==> flow/design.v <==
module ALU(
	input[31:0] SrcA,
	input[31:0] SrcB,
	input[3:0] ALUOp,
	output reg[31:0] ALUResult,
	output reg[3:0] ALUFlags
	);
	always @ (*)
	begin
		ALUFlags = 4'b0000;
		if(SrcA == SrcB)
			ALUFlags[2] = 1'b1;
		case(ALUOp)
			4'b0010:
			begin
				ALUResult = SrcA - SrcB;
			end
			4'b0100:
			begin
				ALUResult = SrcA + SrcB;
			end
			4'b1010:
			begin
				ALUResult = SrcA - SrcB;
			end
			4'b1101:
			begin
				ALUResult = SrcB;
			end
			default:
			begin
				ALUResult = 32'h00000000;
			end
		endcase
	end
endmodule
module Extend(  
	input[23:0] in,
	input[1:0] ImmSrc,
	output reg[31:0] ExtImm
	);
	integer i;
	always @ (*)
	begin
		case(ImmSrc  )
		  2'b00:
		begin
			ExtImm[7:0] = in[7:0];
			for(i=8; i<32; i=i+1)
				ExtImm[i] = in[7];
		end
		  2'b01:
		begin
			ExtImm[11:0] = in[11:0];
			for(i=12; i<32; i=i+1)
				ExtImm[i] = 'b0;
		end
		  2'b10:
		begin
			ExtImm[1:0] = 2'b00;
			ExtImm[25:2] = in[23:0];
			for(i=26; i<32; i=i+1)
				ExtImm[i] = in[23];
		end
		default:
			ExtImm = 'h00000000;
		endcase
	end
endmodule
module RegisterFile(
	input clk, 
	input reset, 
	input we,
	input[1:0] RegSrc,
	input[3:0] addr1,
	input[3:0] addr2,
	input[3:0] addr3,
	input[3:0] waddr,
	input[31:0] wdata,
	input[31:0] pcin,
	output reg[31:0] data1,
	output reg[31:0] data2,
	output reg[31:0] data3,
	output[31:0] pcout
	);
	reg[31:0] registers[15:0];
	integer idx;
	assign pcout = registers[15];
	always @ (posedge clk)
	begin
		if (reset)
		begin
			for(idx=0; idx<=15; idx=idx+1) begin
				registers[idx] <= 'h00000000;
			end
		end
		else  
		begin
			if(  we)
			begin
				if(RegSrc[0] != 1'b1)
					registers[waddr] <= wdata;
				else
					registers[14] <= registers[15] + 'd4;
			end
			if(  waddr != 4'b1111 || RegSrc[0] == 1'b1 || we == 1'b0)
				registers[15] <= pcin;
		end
	end
	always @ (*)
	begin
		begin
			if(  addr1 == 15)
			begin
				data1 = registers[15] + 32'd8;
			end
			else
			begin
				data1 = registers[addr1];
			end
			if(  addr2 == 15)
			begin
				data2 = registers[15] + 32'd8;
			end
			else
			begin
				if (  RegSrc[1] == 1'b0)
					data2 = registers[addr2];
				else
					data2 = registers[waddr];
			end
			if(  addr3 == 15)
			begin
				data3 = registers[15] + 32'd8;
			end
			else
			begin
				data3 = registers[addr3];
			end
		end
	end
endmodule
module Decoder (
	input[1:0] op,
	input[5:0] funct,
	output reg MemtoReg,
	output reg ALUSrc,
	output reg[1:0] ImmSrc,
	output reg[1:0] RegSrc,
	output reg[3:0] ALUOp,
	output reg Svalue
	);
	always @(*)
	begin
		case (op)
			2'b00:
			begin
				MemtoReg = 1'b0;
				ALUOp = funct[4:1];
				Svalue = funct[0];
				if(funct[5] == 1'b1)
				begin
					ALUSrc = 1'b1;
					ImmSrc = 2'b00;  
					RegSrc = 2'b00;
				end
				else
				begin
					ALUSrc = 1'b0;
					ImmSrc = 2'b00;
					RegSrc = 2'b00;
				end
			end
			2'b01:
			begin
				MemtoReg = 1'b1;
				ALUOp = (funct[3] == 1'b1) ? 4'b0100 : 4'b0010;
				Svalue = 1'b0;
				if(funct[5] == 1'b0)
				begin
					ALUSrc = 1'b1;
					ImmSrc = 2'b01;
					RegSrc = 2'b00;
				end
				else 
				begin
					ALUSrc = 1'b0;
					ImmSrc = 2'b01;
					RegSrc = 2'b00;				
				end
			end
			2'b10:
			begin
				MemtoReg = 1'b0;
				ALUOp = 4'b0100;
				Svalue = 1'b0;
				ALUSrc = 1'b1;
				ImmSrc = 2'b10;
				RegSrc = 2'b01;
			end
			default:
			begin
				MemtoReg = 1'b0;
				ALUOp = 4'b0000;
				Svalue = 1'b0;
				ALUSrc = 1'b0;
				ImmSrc = 2'b00;
				RegSrc = 2'b00;
			end
		endcase
	end
endmodule
module ConditionalLogic (
	input clk,
	input reset,
	input[1:0] op,
	input[5:0] funct,
	input[3:0] cond,
	input[3:0] ALUFlags,
	output reg PCSrc,
	output reg RegWrite,
	output reg MemWrite
	);
	reg condEx;
	reg Zero;
	always @(posedge clk)
	begin
		if (reset)
			Zero <= 1'b0;
		else if (op == 2'b00 && funct[4:1] == 4'b1010 && condEx == 1'b1)
			Zero <= ALUFlags[2];
	end
	always @(*)
	begin
		case(cond)
			4'b0000: condEx = (Zero == 1'b1) ? 1'b1 : 1'b0;
			4'b0001: condEx = (Zero == 1'b0) ? 1'b1 : 1'b0;
			default: condEx = 1'b1;
		endcase
	end
	always @(*)
	begin
		case(op)
			2'b00: 
			begin
				PCSrc = 1'b0;
				MemWrite = 1'b0;
				if(condEx == 1'b1)
					RegWrite = (funct[4:1] == 4'b0010 || funct[4:1] == 4'b0100 || funct[4:1] == 4'b1101) ? 1'b1 : 1'b0;
				else
					RegWrite = 1'b0;
			end
			2'b01:
			begin
				PCSrc = 1'b0;
				if(condEx == 1'b1)
				begin
					MemWrite = ~funct[0];
					RegWrite = funct[0];
				end
				else
				begin
					MemWrite = 1'b0;
					RegWrite = 1'b0;
				end
			end
			2'b10:
			begin
				MemWrite = 1'b0;
				if(condEx == 1'b1)
				begin
					PCSrc = 1'b1;
					RegWrite = (funct[4] == 1'b1) ? 1'b1 : 1'b0;
				end
				else
				begin
					PCSrc = 1'b0;
					RegWrite = 1'b0;
				end
			end
			default:
			begin
				PCSrc = 1'b0;
				MemWrite = 1'b0;
				RegWrite = 1'b0;
			end
		endcase
	end
endmodule
module ControlUnit(
	input clk,
	input reset,
	input[3:0] ALUFlags,
	input[3:0] cond,
	input[1:0] op,
	input[5:0] funct,
	output[3:0] ALUOp,
	output[1:0] ImmSrc,
	output[1:0] RegSrc,
	output PCSrc,
	output RegWrite,
	output MemWrite,
	output MemtoReg,
	output ALUSrc,
	output Svalue
	);
	Decoder _decoder(
		.op			(op),
		.funct		(funct),
		.MemtoReg	(MemtoReg),
		.ALUSrc		(ALUSrc),
		.ImmSrc		(ImmSrc),
		.RegSrc		(RegSrc),
		.ALUOp 		(ALUOp),
		.Svalue		(Svalue));
	ConditionalLogic _conditional(
		.clk		(clk),
		.reset		(reset),
		.op			(op),
		.funct		(funct),
		.cond		(cond),
		.ALUFlags	(ALUFlags),
		.PCSrc		(PCSrc),
		.RegWrite	(RegWrite),
		.MemWrite	(MemWrite));
endmodule
module ARMProcessor(
	input clk,
	input reset,
	output[31:0] pc,
	input[31:0] inst,
	input nIRQ,
	output[3:0] be,
	output[31:0] memaddr,
	output memwrite,
	output memread,
	output[31:0] writedata,
	input[31:0] readdata
	);
	assign pc = pctmp;
	assign be = 4'b1111;  
	wire[3:0] ReadAddr1, ReadAddr2, WriteAddr;
	wire[31:0] ReadData1, ReadData2, ReadData3;
	wire[31:0] Result, ExtImm, SrcB, ALUResult, PCPlus4, PCBranch, pctmp;
	wire[3:0] ALUOp, ALUFlags;
	wire[1:0] RegSrc, ImmSrc;
	wire PCSrc, RegWrite, MemWrite, MemtoReg, ALUSrc, Svalue;
	wire[31:0] NextPC;
	assign ReadAddr1 = inst[19:16];
	assign ReadAddr2 = inst[3:0];
	assign WriteAddr = inst[15:12];
	assign memaddr = ALUResult;
	assign memwrite = MemWrite;
	assign memread = 'b1;
	assign writedata = ReadData3;
	assign SrcB = (ALUSrc == 1'b0) ? ReadData2 : ExtImm;
	assign Result = (MemtoReg == 1'b0) ? ALUResult : readdata;
	assign PCPlus4 = pctmp + 32'd4;
	assign PCBranch = pctmp + ExtImm + 32'd8;
	assign NextPC = (PCSrc == 1'b0) ? PCPlus4 : PCBranch;
	ControlUnit _ControlUnit(
			.clk(clk),
			.reset(reset),
			.ALUFlags(ALUFlags), 
			.cond(inst[31:28]), 
			.op(inst[27:26]), 
			.funct(inst[25:20]), 
			.ALUOp(ALUOp), 
			.ImmSrc(ImmSrc), 
			.RegSrc(RegSrc),  
			.PCSrc(PCSrc), 
			.RegWrite(RegWrite), 
			.MemWrite(MemWrite), 
			.MemtoReg(MemtoReg), 
			.ALUSrc(ALUSrc), 
			.Svalue(Svalue)
	);
	RegisterFile _RegisterFile( 
			.clk(clk), 
			.reset(reset), 
			.we(RegWrite), 
			.RegSrc(RegSrc), 
			.addr1(ReadAddr1), 
			.addr2(ReadAddr2), 
			.addr3(WriteAddr),
			.waddr(WriteAddr), 
			.wdata(Result), 
			.pcin(NextPC), 
			.data1(ReadData1), 
			.data2(ReadData2), 
			.data3(ReadData3), 
			.pcout(pctmp)
	);
	Extend _Extend( 
		.in(inst[23:0]), 
		.ImmSrc(ImmSrc), 
		.ExtImm(ExtImm) 
	);
	ALU _ALU( 
		.SrcA(ReadData1), 
		.SrcB(SrcB), 
		.ALUOp(ALUOp), 
		.ALUFlags(ALUFlags), 
		.ALUResult(ALUResult) 
	); 
endmodule
# Reports on ARMProcessor
# What the tools print for ARMProcessor, step after step.
# Line numbers count from 1 in the design file above.
# Library cell names are shortened.
# A cell with -- has no value.
# inputs
design,ARMProcessor
clock_port,clk
library,sky130hd
corner,tt_025C_1v80

# After elaboration
# Counts by Yosys on the flattened word-level netlist (proc, flatten, opt, wreduce; memories kept). Register bits leave out memories and registers merged into their read ports (data or address); mux counts leave out enables and synchronous resets folded into registers. Print and check cells are left out. Cells with the same type and inputs are merged into one.
# Memory sizes are those after Yosys's memory passes, which may raise the word count (mostly to a power of two), join words into wider ones and drop unused or constant bits.
# classes
n_eq,18
n_addsub,6
reduce_and_logical,12
n_mux,72
n_logic,4
# ops
cell,count
32-bit two-way mux,17
32-bit parallel mux with 3-bit select,1
32-bit adder,2
32-bit by 4-bit adder with 32-bit output (second input constant),2
32-bit by 3-bit adder with 32-bit output (second input constant),1
32-bit subtractor,1
32-bit equality test,1
1-bit parallel mux with 2-bit select,16
4-bit equality test (second input constant),7
1-bit two-way mux,25
1-bit parallel mux with 3-bit select,5
6-bit parallel mux with 2-bit select,1
4-bit parallel mux with 3-bit select,1
4-bit two-way mux,3
4-bit by 2-bit equality test with 1-bit output (second input constant),2
4-bit by 3-bit equality test with 1-bit output (second input constant),2
2-bit OR reduction,3
1-bit logical OR,4
2-bit by 1-bit equality test with 1-bit output (second input constant),2
2-bit equality test (second input constant),2
2-bit zero test,2
4-bit by 1-bit equality test with 1-bit output (second input constant),1
4-bit != test (second input constant),1
4-bit zero test,1
2-bit parallel mux with 2-bit select,1
3-bit two-way mux,1
1-bit OR,2
1-bit logical AND,2
# Other operator kinds: 2; their cells: 3.
# bits
ff_bits,1
ramBits,512
memories,1
elab_cells,114
# mem_list
memory,size,word_bits,line_no,source
_RegisterFile.registers,16,32,86,reg[31:0] registers[15:0];

# Longest topological paths
# Depth = most cells in a row (Yosys ltp): at word level without a register or memory, in the mapped netlist without a sequential cell, where the memories' decode and read muxes count.
# depth
depth_word,12
ABC_AREA,0
mapped_depth,25

# Mapped cells and area
# Source: synth_stat.txt of the flow (Yosys; design flattened, memories mapped). It holds for the ABC_AREA given above (unset counts as 0); a run with the other value may have another netlist.
# The area totals of this step are shown rounded.
# by_type
type,count
edfxtp_1,512
mux4_2,352
nor2_1,503
ha_1,132
mux2i_1,102
nand2_1,234
o21ai_0,165
a21oi_1,135
clkbuf_1,179
xnor2_1,58
mux2_2,37
o211ai_1,55
o22ai_1,61
xor2_1,40
buf_2,69
nor3_1,64
o221ai_1,35
inv_1,81
# Not listed: further types 90, cells in them 641.
# mapped
ffs,513
synth_area_um2,39300
buffers,317
cells,3455
# By module: a second synthesis without flattening, with its own total; a netlist apart from the flattened one above.
# hier_totals
hier_cells,3618
area_unflattened_um2,41600
# Each row is one instance without its submodules.
# by_module
mod,mod_seq_area_um2,n_cells,instances,mod_area_um2
RegisterFile,15400,2358,1,32900
ALU,0.0,630,1,4090
ARMProcessor,0.0,529,1,4000
Extend,0.0,60,1,360
ConditionalLogic,20.0,24,1,209
Decoder,0.0,17,1,104
ControlUnit,0.0,0,1,0.0

# Worst setup path after synthesis
# OpenSTA on the mapped netlist: ideal clock, no wires. The path of least setup slack (recovery checks aside). Input and output delay are each 20% of the period. Register names are those of the netlist, which keeps one name where synthesis merged equal registers.
# synth_path
kind,input to output
from,in inst[16]
to,out memaddr[28]
output_delay_ns,1.800
clock_period_ns,9.0
delay_ns,4.700
arrival_ns,6.500
driving_pins,18
t_required_ns,7.200
input_delay_ns,1.800
path_slack_ns,0.700
synth_period_reached_ns,8.3
# "delay_ns" = arrival - input delay + setup time.
# At an output port there is no setup time.
# "driving_pins" counts driving pins, that of a launching flip-flop among them; a cell with two outputs on the path counts twice.
# "synth_period_reached_ns" = period - worst setup slack (recovery checks aside). The figure is calculated, with input and output delays left at 20% of the set period.
# The rows between start and end are the longest chain of elaborated cells between them; the timing report does not say that the signal goes this way. Where chains are equally long, one stands for them.
# A line is the first line of the expression or statement that the cell stems from. Yosys adds cells for indexed reads and writes and turns some case tables into memories.
# The chain passes a memory read, where the word-level depth is cut; so it can be longer than that depth.
# synth_via
cell_sequence,buf_2 -> buf_1 -> clkbuf_1 -> mux4_2 -> mux2_2 -> o221ai_1 -> ha_1 -> inv_1 -> fa_1 -> a21o_1 -> a311o_1 -> a21oi_4 -> a211oi_1 -> or2_1 -> o41ai_1 -> xnor2_1 -> o22ai_2 -> a21o_1
elab_chain_len,4
cells_between,8
# synth_rtl
item,line_no,source
"start, declared",331,"input[31:0] inst,"
memory read 16 x 32 bit,86,reg[31:0] registers[15:0];
32-bit two-way mux,113,if( addr1 == 15)
32-bit subtractor,16,ALUResult = SrcA - SrcB;
32-bit parallel mux with 3-bit select,13,case(ALUOp)
"end, declared",334,"output[31:0] memaddr,"

# Path in the finished layout
# Path of least setup slack in the final report of run 1 (OpenROAD, finished layout, wires in). Where an end is a register, its clock arrival counts in the times.
# layout_path
kind,input to output
from,in inst[16]
to,out memaddr[30]
arrival_ns,5.93
input_delay_ns,1.59
driving_pins,17
path_slack_ns,0.43
output_delay_ns,1.59
clock_period_ns,7.95
t_required_ns,6.36
# The rows between start and end are the longest chain of elaborated cells between them; the timing report does not say that the signal goes this way. Where chains are equally long, one stands for them.
# The chain passes a memory read, where the word-level depth is cut; so it can be longer than that depth.
# layout_via
cell_sequence,clkbuf_16 -> buf_12 -> buf_4 -> mux4_2 -> mux4_2 -> o21a_4 -> ha_4 -> a21o_1 -> a311o_1 -> a21oi_4 -> a211oi_2 -> buf_4 -> o22a_1 -> a221o_1 -> o221a_1 -> a22oi_4 -> buf_6
elab_chain_len,4
cells_between,8
# layout_rtl
item,line_no,source
"start, declared",331,"input[31:0] inst,"
memory read 16 x 32 bit,86,reg[31:0] registers[15:0];
32-bit two-way mux,113,if( addr1 == 15)
32-bit subtractor,16,ALUResult = SrcA - SrcB;
32-bit parallel mux with 3-bit select,13,case(ALUOp)
"end, declared",334,"output[31:0] memaddr,"

# Measured results for ARMProcessor: 6 stored runs of the Yosys and OpenROAD flow on sky130hd. The settings differ; the order carries no meaning. The constraints put input and output delay at 20% of the set period each and load the outputs with 0.01 pF.
# "achieved_period_ns": clock period set for the run, less the worst setup slack. It is reckoned from that one timing run; input and output delays stay at 20% of the period that was set.
# By "timing.worst_path_ns" is meant the share of the clock period that the worst setup path is allowed (20% is reserved at inputs, 20% at outputs), minus its slack. Clock arrival times at its registers enter into it.
# By "power_mw" is meant OpenSTA's value without simulated activity: inputs other than the clock are taken to toggle once in ten clock periods, and the tool carries that through the logic.
# Results are given in rounded form.
# Among the settings, n/a means not set for that run.
# Results: n/a = not shown.
item,run 1,run 2,run 3,run 4,run 5,run 6
CORE_UTILIZATION,40,50,50,53,40,61
SETUP_SLACK_MARGIN,2.5,-0.66,n/a,1.03,n/a,-0.76
period_ns,7.95,7.23,7.23,11.7,9.0,12.3
CAP_MARGIN,20,10,20,20,20,20
CORE_MARGIN,2,3,2,2,2,2
SLEW_MARGIN,20,20,20,0,20,20
ABC_AREA,n/a,1,1,n/a,1,0
CELL_PAD_IN_SITES_GLOBAL_PLACEMENT,n/a,3,2,3,2,n/a
CORE_ASPECT_RATIO,n/a,1.78,n/a,1.26,n/a,0.75
CTS_CLUSTER_DIAMETER,n/a,97,97,n/a,97,255
CTS_CLUSTER_SIZE,n/a,63,n/a,n/a,n/a,n/a
GPL_ROUTABILITY_DRIVEN,n/a,0,1,0,0,0
HOLD_SLACK_MARGIN,n/a,0.3,0.3,n/a,0.3,n/a
MAX_ROUTING_LAYER,n/a,met5,met5,n/a,met5,met4
MIN_ROUTING_LAYER,n/a,met2,n/a,n/a,n/a,met2
GPL_TIMING_DRIVEN,n/a,n/a,n/a,1,n/a,n/a
PLACE_DENSITY_LB_ADDON,n/a,n/a,n/a,0.19,n/a,0.26
TNS_END_PERCENT,n/a,n/a,n/a,5,n/a,20
CELL_PAD_IN_SITES_DETAIL_PLACEMENT,n/a,n/a,n/a,n/a,n/a,0
fin_tns_ns,0.000,n/a,-0.029,n/a,0.000,n/a
timing.worst_path_ns,4.34,n/a,4.37,n/a,5.13,n/a
critical_path_kind,input to output,n/a,input to output,n/a,input to output,n/a
final_die_area_um2,101000,n/a,84800,n/a,106000,n/a
ws_hold_ns,0.524,n/a,0.494,n/a,0.496,n/a
worst_setup_slack_ns,0.427,n/a,-0.029,n/a,0.269,n/a
finalUtil_pct,54.2,n/a,61.2,n/a,46.5,n/a
achieved_period_ns,7.523,n/a,7.259,n/a,8.731,n/a
synthArea_um2,39300,n/a,41200,n/a,41200,n/a
power_mw,10.3,n/a,10.9,n/a,8.48,n/a
# Run 2: not finished: placement ended with error GPL-0301
# Run 4: not finished: placement ended with error FLW-0024
# Run 6: not finished: routing ended with error GRT-0116
